==> flow/design.v <==
module fir_filter(
    input               		clk,
    input               		n_rst,
    input  		signed	[7:0] 	din,    
    output reg 	signed 	[7:0] 	dout 
);
localparam signed B0 = -24;
localparam signed B1 = -21;
localparam signed B2 =   0;
localparam signed B3 =  37;
localparam signed B4 =  80;
localparam signed B5 = 114;
localparam signed B6 = 127;
reg signed [7:0] din_d;
reg signed [7:0] din_d1;
reg signed [7:0] din_d2;
reg signed [7:0] din_d3;
reg signed [7:0] din_d4;
reg signed [7:0] din_d5;
reg signed [7:0] din_d6;
reg signed [7:0] din_d7;
reg signed [7:0] din_d8;
reg signed [7:0] din_d9;
reg signed [7:0] din_d10;
reg signed [7:0] din_d11;
reg signed [7:0] din_d12;
wire signed [8:0] sum_w0;
wire signed [8:0] sum_w1;
wire signed [8:0] sum_w2;
wire signed [8:0] sum_w3;
wire signed [8:0] sum_w4;
wire signed [8:0] sum_w5;
wire signed [8:0] sum_w6;
wire signed [16:0] mul_0;
wire signed [16:0] mul_1;
wire signed [16:0] mul_2;
wire signed [16:0] mul_3;
wire signed [16:0] mul_4;
wire signed [16:0] mul_5;
wire signed [16:0] mul_6;
reg signed [16:0] mul_0d;
reg signed [16:0] mul_1d;
reg signed [16:0] mul_2d;
reg signed [16:0] mul_3d;
reg signed [16:0] mul_4d;
reg signed [16:0] mul_5d;
reg signed [16:0] mul_6d;
wire signed [17:0] sum_w00;
wire signed [17:0] sum_w01;
wire signed [17:0] sum_w02;
wire signed [17:0] sum_w03;
reg signed [17:0] sum_w00d;
reg signed [17:0] sum_w01d;
reg signed [17:0] sum_w02d;
reg signed [17:0] sum_w03d;
wire signed [18:0] sum_w000;
wire signed [18:0] sum_w001;
wire signed [19:0] sum_all;
wire signed [7:0] sum_finish;
always @(posedge clk or negedge n_rst) begin
	if (!n_rst) begin 
		din_d <= 8'h0;
	end
	else begin 
		din_d <= din;
	end
end
always @(posedge clk or negedge n_rst) begin
    if (!n_rst) begin 
        dout <= 8'sd0;
	end
    else begin 
        dout <= sum_finish;
	end
end
always @(posedge clk or negedge n_rst) begin
    if (!n_rst) begin
        din_d1  <= 8'sd0; 
        din_d2  <= 8'sd0; 
        din_d3  <= 8'sd0; 
        din_d4  <= 8'sd0;
        din_d5  <= 8'sd0; 
        din_d6  <= 8'sd0; 
        din_d7  <= 8'sd0; 
        din_d8  <= 8'sd0;
        din_d9  <= 8'sd0; 
        din_d10 <= 8'sd0; 
        din_d11 <= 8'sd0; 
        din_d12 <= 8'sd0;
    end else begin
        din_d1  <= din_d;
        din_d2  <= din_d1;
        din_d3  <= din_d2;
        din_d4  <= din_d3;
        din_d5  <= din_d4;
        din_d6  <= din_d5;
        din_d7  <= din_d6;
        din_d8  <= din_d7;
        din_d9  <= din_d8;
        din_d10 <= din_d9;
        din_d11 <= din_d10;
        din_d12 <= din_d11;
    end
end
assign sum_w0 = $signed(din_d) + $signed(din_d12);
assign sum_w1 = $signed(din_d1) + $signed(din_d11);
assign sum_w2 = $signed(din_d2) + $signed(din_d10);
assign sum_w3 = $signed(din_d3) + $signed(din_d9);
assign sum_w4 = $signed(din_d4) + $signed(din_d8);
assign sum_w5 = $signed(din_d5) + $signed(din_d7);
assign sum_w6 = {din_d6[7], din_d6};   
assign mul_0 = $signed(B0) * $signed(sum_w0);
assign mul_1 = $signed(B1) * $signed(sum_w1);
assign mul_2 = $signed(B2) * $signed(sum_w2);
assign mul_3 = $signed(B3) * $signed(sum_w3);
assign mul_4 = $signed(B4) * $signed(sum_w4);
assign mul_5 = $signed(B5) * $signed(sum_w5);
assign mul_6 = $signed(B6) * $signed(sum_w6);
always @(posedge clk or negedge n_rst) begin
    if (!n_rst) begin 
        mul_0d <= 17'sd0;
        mul_1d <= 17'sd0;
        mul_2d <= 17'sd0;
        mul_3d <= 17'sd0;
        mul_4d <= 17'sd0;
        mul_5d <= 17'sd0;
        mul_6d <= 17'sd0;
    end 
	else begin 
        mul_0d <= mul_0;
        mul_1d <= mul_1;
        mul_2d <= mul_2;
        mul_3d <= mul_3;
        mul_4d <= mul_4;
        mul_5d <= mul_5;
        mul_6d <= mul_6;
    end
end
assign sum_w00 = $signed(mul_0d) + $signed(mul_1d); 
assign sum_w01 = $signed(mul_2d) + $signed(mul_3d); 
assign sum_w02 = $signed(mul_4d) + $signed(mul_5d);
assign sum_w03 = $signed(mul_6d);
always @(posedge clk or negedge n_rst) begin
    if (!n_rst) begin
        sum_w00d <= 18'sd0;
        sum_w01d <= 18'sd0;
        sum_w02d <= 18'sd0;
        sum_w03d <= 18'sd0;
    end 
	else begin
        sum_w00d <= sum_w00;
        sum_w01d <= sum_w01;
        sum_w02d <= sum_w02;
        sum_w03d <= sum_w03;
    end
end
assign sum_w000 = $signed(sum_w00d) + $signed(sum_w01d); 
assign sum_w001 = $signed(sum_w02d) + $signed(sum_w03d);
assign sum_all = $signed(sum_w000) + $signed(sum_w001);
assign sum_finish =	((sum_all[19]) && (sum_all[18:16] != 3'b111))? 8'h81 : 
 					((!sum_all[19]) && (sum_all[18:16] != 3'b000))? 8'h7F : sum_all[16:9];
endmodule
Tool chain data of fir_filter
Module fir_filter before and after one edit of its RTL, step after step.
"before" refers to lines of the RTL above, "after" to lines of the edited file.
"change": "after" minus "before" as printed here. "rel. change": 100 x difference / "before".
A cell with - has no value.
Inputs
  design top: fir_filter
  clock: clk
  standard-cell library: sky130hd
  timing corner: tt_025C_1v80

Edit of the RTL
The edit as a unified diff against the file above.
A script made this edit. It changes what the design does and was not meant as an optimisation.
begin of diff
@@ -58,9 +58,6 @@
 wire signed [19:0] sum_all;
 wire signed [7:0] sum_finish;
-always @(posedge clk or negedge n_rst) begin
-	if (!n_rst) begin 
-		din_d <= 8'h0;
-	end
-	else begin 
+always @(posedge clk) begin
+	begin 
 		din_d <= din;
 	end
end of diff

After elaboration
Counts by Yosys on the flattened word-level netlist (proc, flatten, opt, wreduce; memories kept). Register bits leave out memories and registers merged into their read ports (data or address); mux counts leave out enables and synchronous resets folded into registers. Print and check cells are left out. Cells with the same type and inputs are merged into one.
Operators by class
  add/sub/neg operators: before 10, after 10, change 0, rel. change 0.00%
  $mul: before 6, after 6, change 0, rel. change 0.00%
  equal/unequal tests: before 1, after 1, change 0, rel. change 0.00%
  muxes and demuxes: before 2, after 2, change 0, rel. change 0.00%
  reduce/logical cells: before 4, after 4, change 0, rel. change 0.00%
Operators with widths
  adder 8 x 8 -> 9 bit: before 5, after 5, change 0, rel. change 0.00%
  logical AND 1 bit: before 2, after 2, change 0, rel. change 0.00%
  multiplier 7 x 9 -> 16 bit with constant A: before 2, after 2, change 0, rel. change 0.00%
  two-way mux 8 bit: before 2, after 2, change 0, rel. change 0.00%
  adder 15 x 15 -> 16 bit: before 1, after 1, change 0, rel. change 0.00%
  adder 16 x 16 -> 17 bit: before 1, after 1, change 0, rel. change 0.00%
  adder 17 x 17 -> 18 bit: before 1, after 1, change 0, rel. change 0.00%
  adder 18 x 16 -> 19 bit: before 1, after 1, change 0, rel. change 0.00%
  adder 19 x 19 -> 20 bit: before 1, after 1, change 0, rel. change 0.00%
  logical NOT 1 bit: before 1, after 1, change 0, rel. change 0.00%
  multiplier 3 x 9 -> 12 bit with constant A: before 1, after 1, change 0, rel. change 0.00%
  multiplier 4 x 9 -> 13 bit with constant A: before 1, after 1, change 0, rel. change 0.00%
  multiplier 6 x 9 -> 15 bit with constant A: before 1, after 1, change 0, rel. change 0.00%
  multiplier 8 x 8 -> 16 bit with constant A: before 1, after 1, change 0, rel. change 0.00%
  inequality test 3 bit with constant B: before 1, after 1, change 0, rel. change 0.00%
  nonzero test 3 bit: before 1, after 1, change 0, rel. change 0.00%
Bit counts
  register bits: before 266, after 266, change 0, rel. change 0.00%
  input port bits: before 10, after 10, change 0, rel. change 0.00%
  output and inout bits: before 8, after 8, change 0, rel. change 0.00%
  cells after elaboration: before 47, after 47, change 0, rel. change 0.00%

Logic depth
Yosys ltp: most cells in a row. Word level: on the elaborated netlist, between registers, memories and ports. Mapped: between sequential cells and ports; inverters and the memories' decode and read muxes count.
Depth
  depth after elaboration: before 6, after 6, change 0, rel. change 0.00%
  ABC_AREA: before 0, after 0
  gate-level depth with buffers: before 24, after 24, change 0, rel. change 0.00%
  depth with buffers taken out: before 24, after 24, change 0, rel. change 0.00%

Netlist
Source: synth_stat.txt of the flow (Yosys; design flattened, memories mapped). It holds for the ABC_AREA given above (unset counts as 0); a run with the other value may have another netlist.
Cells by type
  sky130_fd_sc_hd__dfrtp_1: before 263, after 255, change -8, rel. change -3.04%
  sky130_fd_sc_hd__dfxtp_1: before 0, after 8, change +8
  sky130_fd_sc_hd__inv_1: before 255, after 253, change -2, rel. change -0.78%
  sky130_fd_sc_hd__o21ai_0: before 34, after 32, change -2, rel. change -5.88%
  sky130_fd_sc_hd__nor3_1: before 18, after 19, change +1, rel. change +5.56%
  sky130_fd_sc_hd__nor2b_1: before 16, after 17, change +1, rel. change +6.25%
  sky130_fd_sc_hd__mux2_2: before 1, after 2, change +1, rel. change +100.00%
  sky130_fd_sc_hd__nor3b_1: before 1, after 0, change -1, rel. change -100.00%
  sky130_fd_sc_hd__ha_1: before 277, after 277, change 0, rel. change 0.00%
  sky130_fd_sc_hd__xnor2_1: before 91, after 91, change 0, rel. change 0.00%
  sky130_fd_sc_hd__a21oi_1: before 86, after 86, change 0, rel. change 0.00%
  sky130_fd_sc_hd__fa_1: before 84, after 84, change 0, rel. change 0.00%
  sky130_fd_sc_hd__nor2_1: before 42, after 42, change 0, rel. change 0.00%
  sky130_fd_sc_hd__a21o_1: before 41, after 41, change 0, rel. change 0.00%
  sky130_fd_sc_hd__xor2_1: before 33, after 33, change 0, rel. change 0.00%
  sky130_fd_sc_hd__o21bai_1: before 32, after 32, change 0, rel. change 0.00%
  sky130_fd_sc_hd__nand2_1: before 23, after 23, change 0, rel. change 0.00%
  sky130_fd_sc_hd__nand2b_1: before 12, after 12, change 0, rel. change 0.00%
The list need not be complete.
Mapped netlist
  cells in the netlist: before 1382, after 1380, change -2, rel. change -0.14%
  cell area after synthesis (sq mm): before 0.0160404, after 0.0159978, change -0.0000426, rel. change -0.27%
  sequential part of the area (sq mm): before 0.0065813, after 0.0065413, change -0.0000400, rel. change -0.61%
  flip-flop cells: before 263, after 263, change 0, rel. change 0.00%
  buffers: before 0, after 0, change 0

Timing after synthesis
Source: OpenSTA report_checks on the synthesized netlist (no wires, ideal clock, input and output delay 20% of the period each), path of least setup slack; recovery checks are left aside. Register names are those of the netlist, which keeps one name where synthesis merged equal registers.
Timing path post-synthesis
  path type: before register to register, after register to register
  from: before reg din_d3[0], after reg din_d3[0]
  to: before reg mul_3d[15], after reg mul_3d[15]
  clock period (ns): before 6.0, after 6.0, change 0.0, rel. change 0.00%
  setup time (ns): before 0.082, after 0.082, change 0.000
  launch time at the first pin (ns): before 0.000, after 0.000, change 0.000
  arrival time (ns): before 5.085, after 5.085, change 0.000, rel. change 0.00%
  required time (ns): before 5.918, after 5.918, change 0.000, rel. change 0.00%
  path slack (ns): before 0.833, after 0.833, change 0.000
  delay of the path (ns): before 5.167, after 5.167, change 0.000, rel. change 0.00%
  stages on the path: before 24, after 24, change 0, rel. change 0.00%
  path buffers: before 0, after 0, change 0
  synthesis period reached (ns): before 5.167, after 5.167, change 0.000, rel. change 0.00%
"delay of the path" is the arrival time less input delay plus setup time.
"stages on the path" counts driving pins, that of a launching flip-flop among them; a cell with two outputs on the path counts twice.
"synthesis period reached" is the clock period less the worst setup slack; recovery checks do not enter. This is arithmetic on one report: input and output delays are still those of the set period (20% each).
The rows between start and end are the longest chain of elaborated cells between them; the timing report does not say that the signal goes this way. Where chains are equally long, one stands for them.
A line is the first line of the expression or statement that the cell stems from. Yosys adds cells for indexed reads and writes and turns some case tables into memories.
On the way, post-synthesis, before
  cell sequence: sky130_fd_sc_hd__dfrtp_1 > sky130_fd_sc_hd__ha_1 > sky130_fd_sc_hd__inv_1 > sky130_fd_sc_hd__fa_1 > sky130_fd_sc_hd__inv_1 > sky130_fd_sc_hd__a21oi_1 > sky130_fd_sc_hd__o21bai_1 > sky130_fd_sc_hd__a21oi_1 > sky130_fd_sc_hd__o21bai_1 > sky130_fd_sc_hd__a211oi_1 > sky130_fd_sc_hd__mux2i_1 > sky130_fd_sc_hd__inv_1 > sky130_fd_sc_hd__ha_1 > sky130_fd_sc_hd__inv_1 > sky130_fd_sc_hd__fa_1 > sky130_fd_sc_hd__fa_1 > sky130_fd_sc_hd__inv_1 > sky130_fd_sc_hd__ha_1 > sky130_fd_sc_hd__and3_1 > sky130_fd_sc_hd__a21oi_1 > sky130_fd_sc_hd__o21ai_0 > sky130_fd_sc_hd__o21a_1 > sky130_fd_sc_hd__o21ai_0 > sky130_fd_sc_hd__xnor2_1
  length of the longest elaborated chain: 2
  elaborated cells on any way between the ends: 2
  RTL lines with such cells: 2
  classes of those cells: add/sub: 1; mul: 1
Ends and longest elaborated chain, post-synthesis, before
  start: declaration: RTL line 17  | reg signed [7:0] din_d3;
  start: assignment: RTL line 80  | din_d3  <= 8'sd0;
  start: assignment: RTL line 93  | din_d3  <= din_d2;
  adder 8 x 8 -> 9 bit: RTL line 108  | assign sum_w3 = $signed(din_d3) + $signed(din_d9);
  multiplier 7 x 9 -> 16 bit: RTL line 115  | assign mul_3 = $signed(B3) * $signed(sum_w3);
  end: assignment: RTL line 124  | mul_3d <= 17'sd0;
  end: assignment: RTL line 133  | mul_3d <= mul_3;
  end: declaration: RTL line 44  | reg signed [16:0] mul_3d;
On the way, post-synthesis, after
  cell sequence: sky130_fd_sc_hd__dfrtp_1 > sky130_fd_sc_hd__ha_1 > sky130_fd_sc_hd__inv_1 > sky130_fd_sc_hd__fa_1 > sky130_fd_sc_hd__inv_1 > sky130_fd_sc_hd__a21oi_1 > sky130_fd_sc_hd__o21bai_1 > sky130_fd_sc_hd__a21oi_1 > sky130_fd_sc_hd__o21bai_1 > sky130_fd_sc_hd__a211oi_1 > sky130_fd_sc_hd__mux2i_1 > sky130_fd_sc_hd__inv_1 > sky130_fd_sc_hd__ha_1 > sky130_fd_sc_hd__inv_1 > sky130_fd_sc_hd__fa_1 > sky130_fd_sc_hd__fa_1 > sky130_fd_sc_hd__inv_1 > sky130_fd_sc_hd__ha_1 > sky130_fd_sc_hd__and3_1 > sky130_fd_sc_hd__a21oi_1 > sky130_fd_sc_hd__o21ai_0 > sky130_fd_sc_hd__o21a_1 > sky130_fd_sc_hd__o21ai_0 > sky130_fd_sc_hd__xnor2_1
  length of the longest elaborated chain: 2
  elaborated cells on any way between the ends: 2
  RTL lines with such cells: 2
  classes of those cells: add/sub: 1; mul: 1
Ends and longest elaborated chain, post-synthesis, after
  start: declaration: RTL line 17  | reg signed [7:0] din_d3;
  start: assignment: RTL line 77  | din_d3  <= 8'sd0;
  start: assignment: RTL line 90  | din_d3  <= din_d2;
  adder 8 x 8 -> 9 bit: RTL line 105  | assign sum_w3 = $signed(din_d3) + $signed(din_d9);
  multiplier 7 x 9 -> 16 bit: RTL line 112  | assign mul_3 = $signed(B3) * $signed(sum_w3);
  end: assignment: RTL line 121  | mul_3d <= 17'sd0;
  end: assignment: RTL line 130  | mul_3d <= mul_3;
  end: declaration: RTL line 44  | reg signed [16:0] mul_3d;

Path in the finished layout
Path of least setup slack in the final report of the runs of pair 1 (OpenROAD, finished layout, wires in). Where an end is a register, its clock arrival counts in the times.
Timing path post-layout
  path type: before register to register, after register to register
  from: before reg din_d1[0], after reg din_d11[0]
  to: before reg mul_1d[14], after reg mul_1d[14]
  clock period (ns): before 6.0, after 6.0, change 0.0, rel. change 0.00%
  setup time (ns): before 0.08, after 0.07, change -0.01
  launch time at the first pin (ns): before 0.55, after 0.55, change 0.00, rel. change 0.00%
  arrival time (ns): before 5.92, after 5.87, change -0.05, rel. change -0.84%
  required time (ns): before 6.47, after 6.48, change +0.01, rel. change +0.15%
  path slack (ns): before 0.54, after 0.61, change +0.07
  stages on the path: before 23, after 23, change 0, rel. change 0.00%
  path buffers: before 0, after 0, change 0
The rows between start and end are the longest chain of elaborated cells between them; the timing report does not say that the signal goes this way. Where chains are equally long, one stands for them.
On the way, post-layout, before
  cell sequence: sky130_fd_sc_hd__dfrtp_1 > sky130_fd_sc_hd__ha_1 > sky130_fd_sc_hd__fa_1 > sky130_fd_sc_hd__a21oi_1 > sky130_fd_sc_hd__nor2_1 > sky130_fd_sc_hd__nor2_1 > sky130_fd_sc_hd__o21bai_1 > sky130_fd_sc_hd__a21oi_1 > sky130_fd_sc_hd__xnor2_1 > sky130_fd_sc_hd__ha_1 > sky130_fd_sc_hd__fa_1 > sky130_fd_sc_hd__fa_1 > sky130_fd_sc_hd__ha_1 > sky130_fd_sc_hd__ha_1 > sky130_fd_sc_hd__a21o_1 > sky130_fd_sc_hd__a21oi_1 > sky130_fd_sc_hd__o21bai_1 > sky130_fd_sc_hd__a21oi_1 > sky130_fd_sc_hd__o21bai_1 > sky130_fd_sc_hd__a21oi_1 > sky130_fd_sc_hd__o21bai_1 > sky130_fd_sc_hd__a21oi_1 > sky130_fd_sc_hd__xnor2_1
  length of the longest elaborated chain: 2
  elaborated cells on any way between the ends: 2
  RTL lines with such cells: 2
  classes of those cells: add/sub: 1; mul: 1
Ends and longest elaborated chain, post-layout, before
  start: declaration: RTL line 15  | reg signed [7:0] din_d1;
  start: assignment: RTL line 78  | din_d1  <= 8'sd0;
  start: assignment: RTL line 91  | din_d1  <= din_d;
  adder 8 x 8 -> 9 bit: RTL line 106  | assign sum_w1 = $signed(din_d1) + $signed(din_d11);
  multiplier 6 x 9 -> 15 bit: RTL line 113  | assign mul_1 = $signed(B1) * $signed(sum_w1);
  end: assignment: RTL line 122  | mul_1d <= 17'sd0;
  end: assignment: RTL line 131  | mul_1d <= mul_1;
  end: declaration: RTL line 42  | reg signed [16:0] mul_1d;
On the way, post-layout, after
  cell sequence: sky130_fd_sc_hd__dfrtp_1 > sky130_fd_sc_hd__ha_1 > sky130_fd_sc_hd__fa_1 > sky130_fd_sc_hd__a21oi_1 > sky130_fd_sc_hd__nor2_1 > sky130_fd_sc_hd__nor2_1 > sky130_fd_sc_hd__xnor2_1 > sky130_fd_sc_hd__ha_1 > sky130_fd_sc_hd__ha_1 > sky130_fd_sc_hd__fa_1 > sky130_fd_sc_hd__inv_1 > sky130_fd_sc_hd__fa_1 > sky130_fd_sc_hd__inv_1 > sky130_fd_sc_hd__fa_1 > sky130_fd_sc_hd__a21o_1 > sky130_fd_sc_hd__a21oi_1 > sky130_fd_sc_hd__o21bai_1 > sky130_fd_sc_hd__a21oi_1 > sky130_fd_sc_hd__o21bai_1 > sky130_fd_sc_hd__a21oi_1 > sky130_fd_sc_hd__o21bai_1 > sky130_fd_sc_hd__a21oi_1 > sky130_fd_sc_hd__xnor2_1
  length of the longest elaborated chain: 2
  elaborated cells on any way between the ends: 2
  RTL lines with such cells: 2
  classes of those cells: add/sub: 1; mul: 1
Ends and longest elaborated chain, post-layout, after
  start: declaration: RTL line 25  | reg signed [7:0] din_d11;
  start: assignment: RTL line 85  | din_d11 <= 8'sd0;
  start: assignment: RTL line 98  | din_d11 <= din_d10;
  adder 8 x 8 -> 9 bit: RTL line 103  | assign sum_w1 = $signed(din_d1) + $signed(din_d11);
  multiplier 6 x 9 -> 15 bit: RTL line 110  | assign mul_1 = $signed(B1) * $signed(sum_w1);
  end: assignment: RTL line 119  | mul_1d <= 17'sd0;
  end: assignment: RTL line 128  | mul_1d <= mul_1;
  end: declaration: RTL line 42  | reg signed [16:0] mul_1d;

Layout results
Both versions went through the flow (Yosys, OpenROAD) with the same settings in each pair. Constraints: input delay and output delay 20% of the set period each, output load 0.01 pF.
Settings, pair 1
  period_ns: 6.0
  CAP_MARGIN: 20
  CORE_MARGIN: 2
  CORE_UTILIZATION: 40
  SLEW_MARGIN: 20
Final reports, pair 1
  area of the synthesized netlist (sq mm): before 0.0160404, after 0.0159978, change -0.0000426, rel. change -0.27%
  die area (sq mm): before 0.0417181, after 0.0416099, change -0.0001082, rel. change -0.26%
  standard-cell area after routing (sq mm): before 0.0180173, after 0.0178521, change -0.0001652, rel. change -0.92%
  post-route utilization (%): before 45.5, after 45.0, change -0.5
  setup slack of the critical path (ns): before 0.543, after 0.614, change +0.071
  setup TNS (ns): before 0.000, after 0.000, change 0.000
  smallest hold slack (ns): before 0.342, after 0.343, change +0.001
  clock period reached (ns): before 5.457, after 5.386, change -0.071, rel. change -1.30%
Settings, pair 2
  CELL_PAD_IN_SITES_DETAIL_PLACEMENT: 1
  CORE_UTILIZATION: 66
  CTS_CLUSTER_DIAMETER: 191
  CTS_CLUSTER_SIZE: 40
  GPL_TIMING_DRIVEN: 0
  MIN_ROUTING_LAYER: met1
  PLACE_DENSITY_LB_ADDON: 0.16
  SLEW_MARGIN: 40
  TNS_END_PERCENT: 5
  period_ns: 9.52
  CAP_MARGIN: 20
  CORE_MARGIN: 2
Final reports, pair 2
  area of the synthesized netlist (sq mm): before 0.0160404, after 0.0159978, change -0.0000426, rel. change -0.27%
  die area (sq mm): before 0.0255664, after 0.0255009, change -0.0000655, rel. change -0.26%
  standard-cell area after routing (sq mm): before 0.0170451, after 0.0170113, change -0.0000338, rel. change -0.20%
  post-route utilization (%): before 70.7, after 72.0, change +1.3
  setup slack of the critical path (ns): before 3.172, after 3.066, change -0.106
  setup TNS (ns): before 0.000, after 0.000, change 0.000
  smallest hold slack (ns): before 0.363, after 0.351, change -0.012
  clock period reached (ns): before 6.348, after 6.454, change +0.106, rel. change +1.67%
"clock period reached" means the clock period less the worst setup slack. The figure is calculated, with input and output delays left at 20% of the set period.
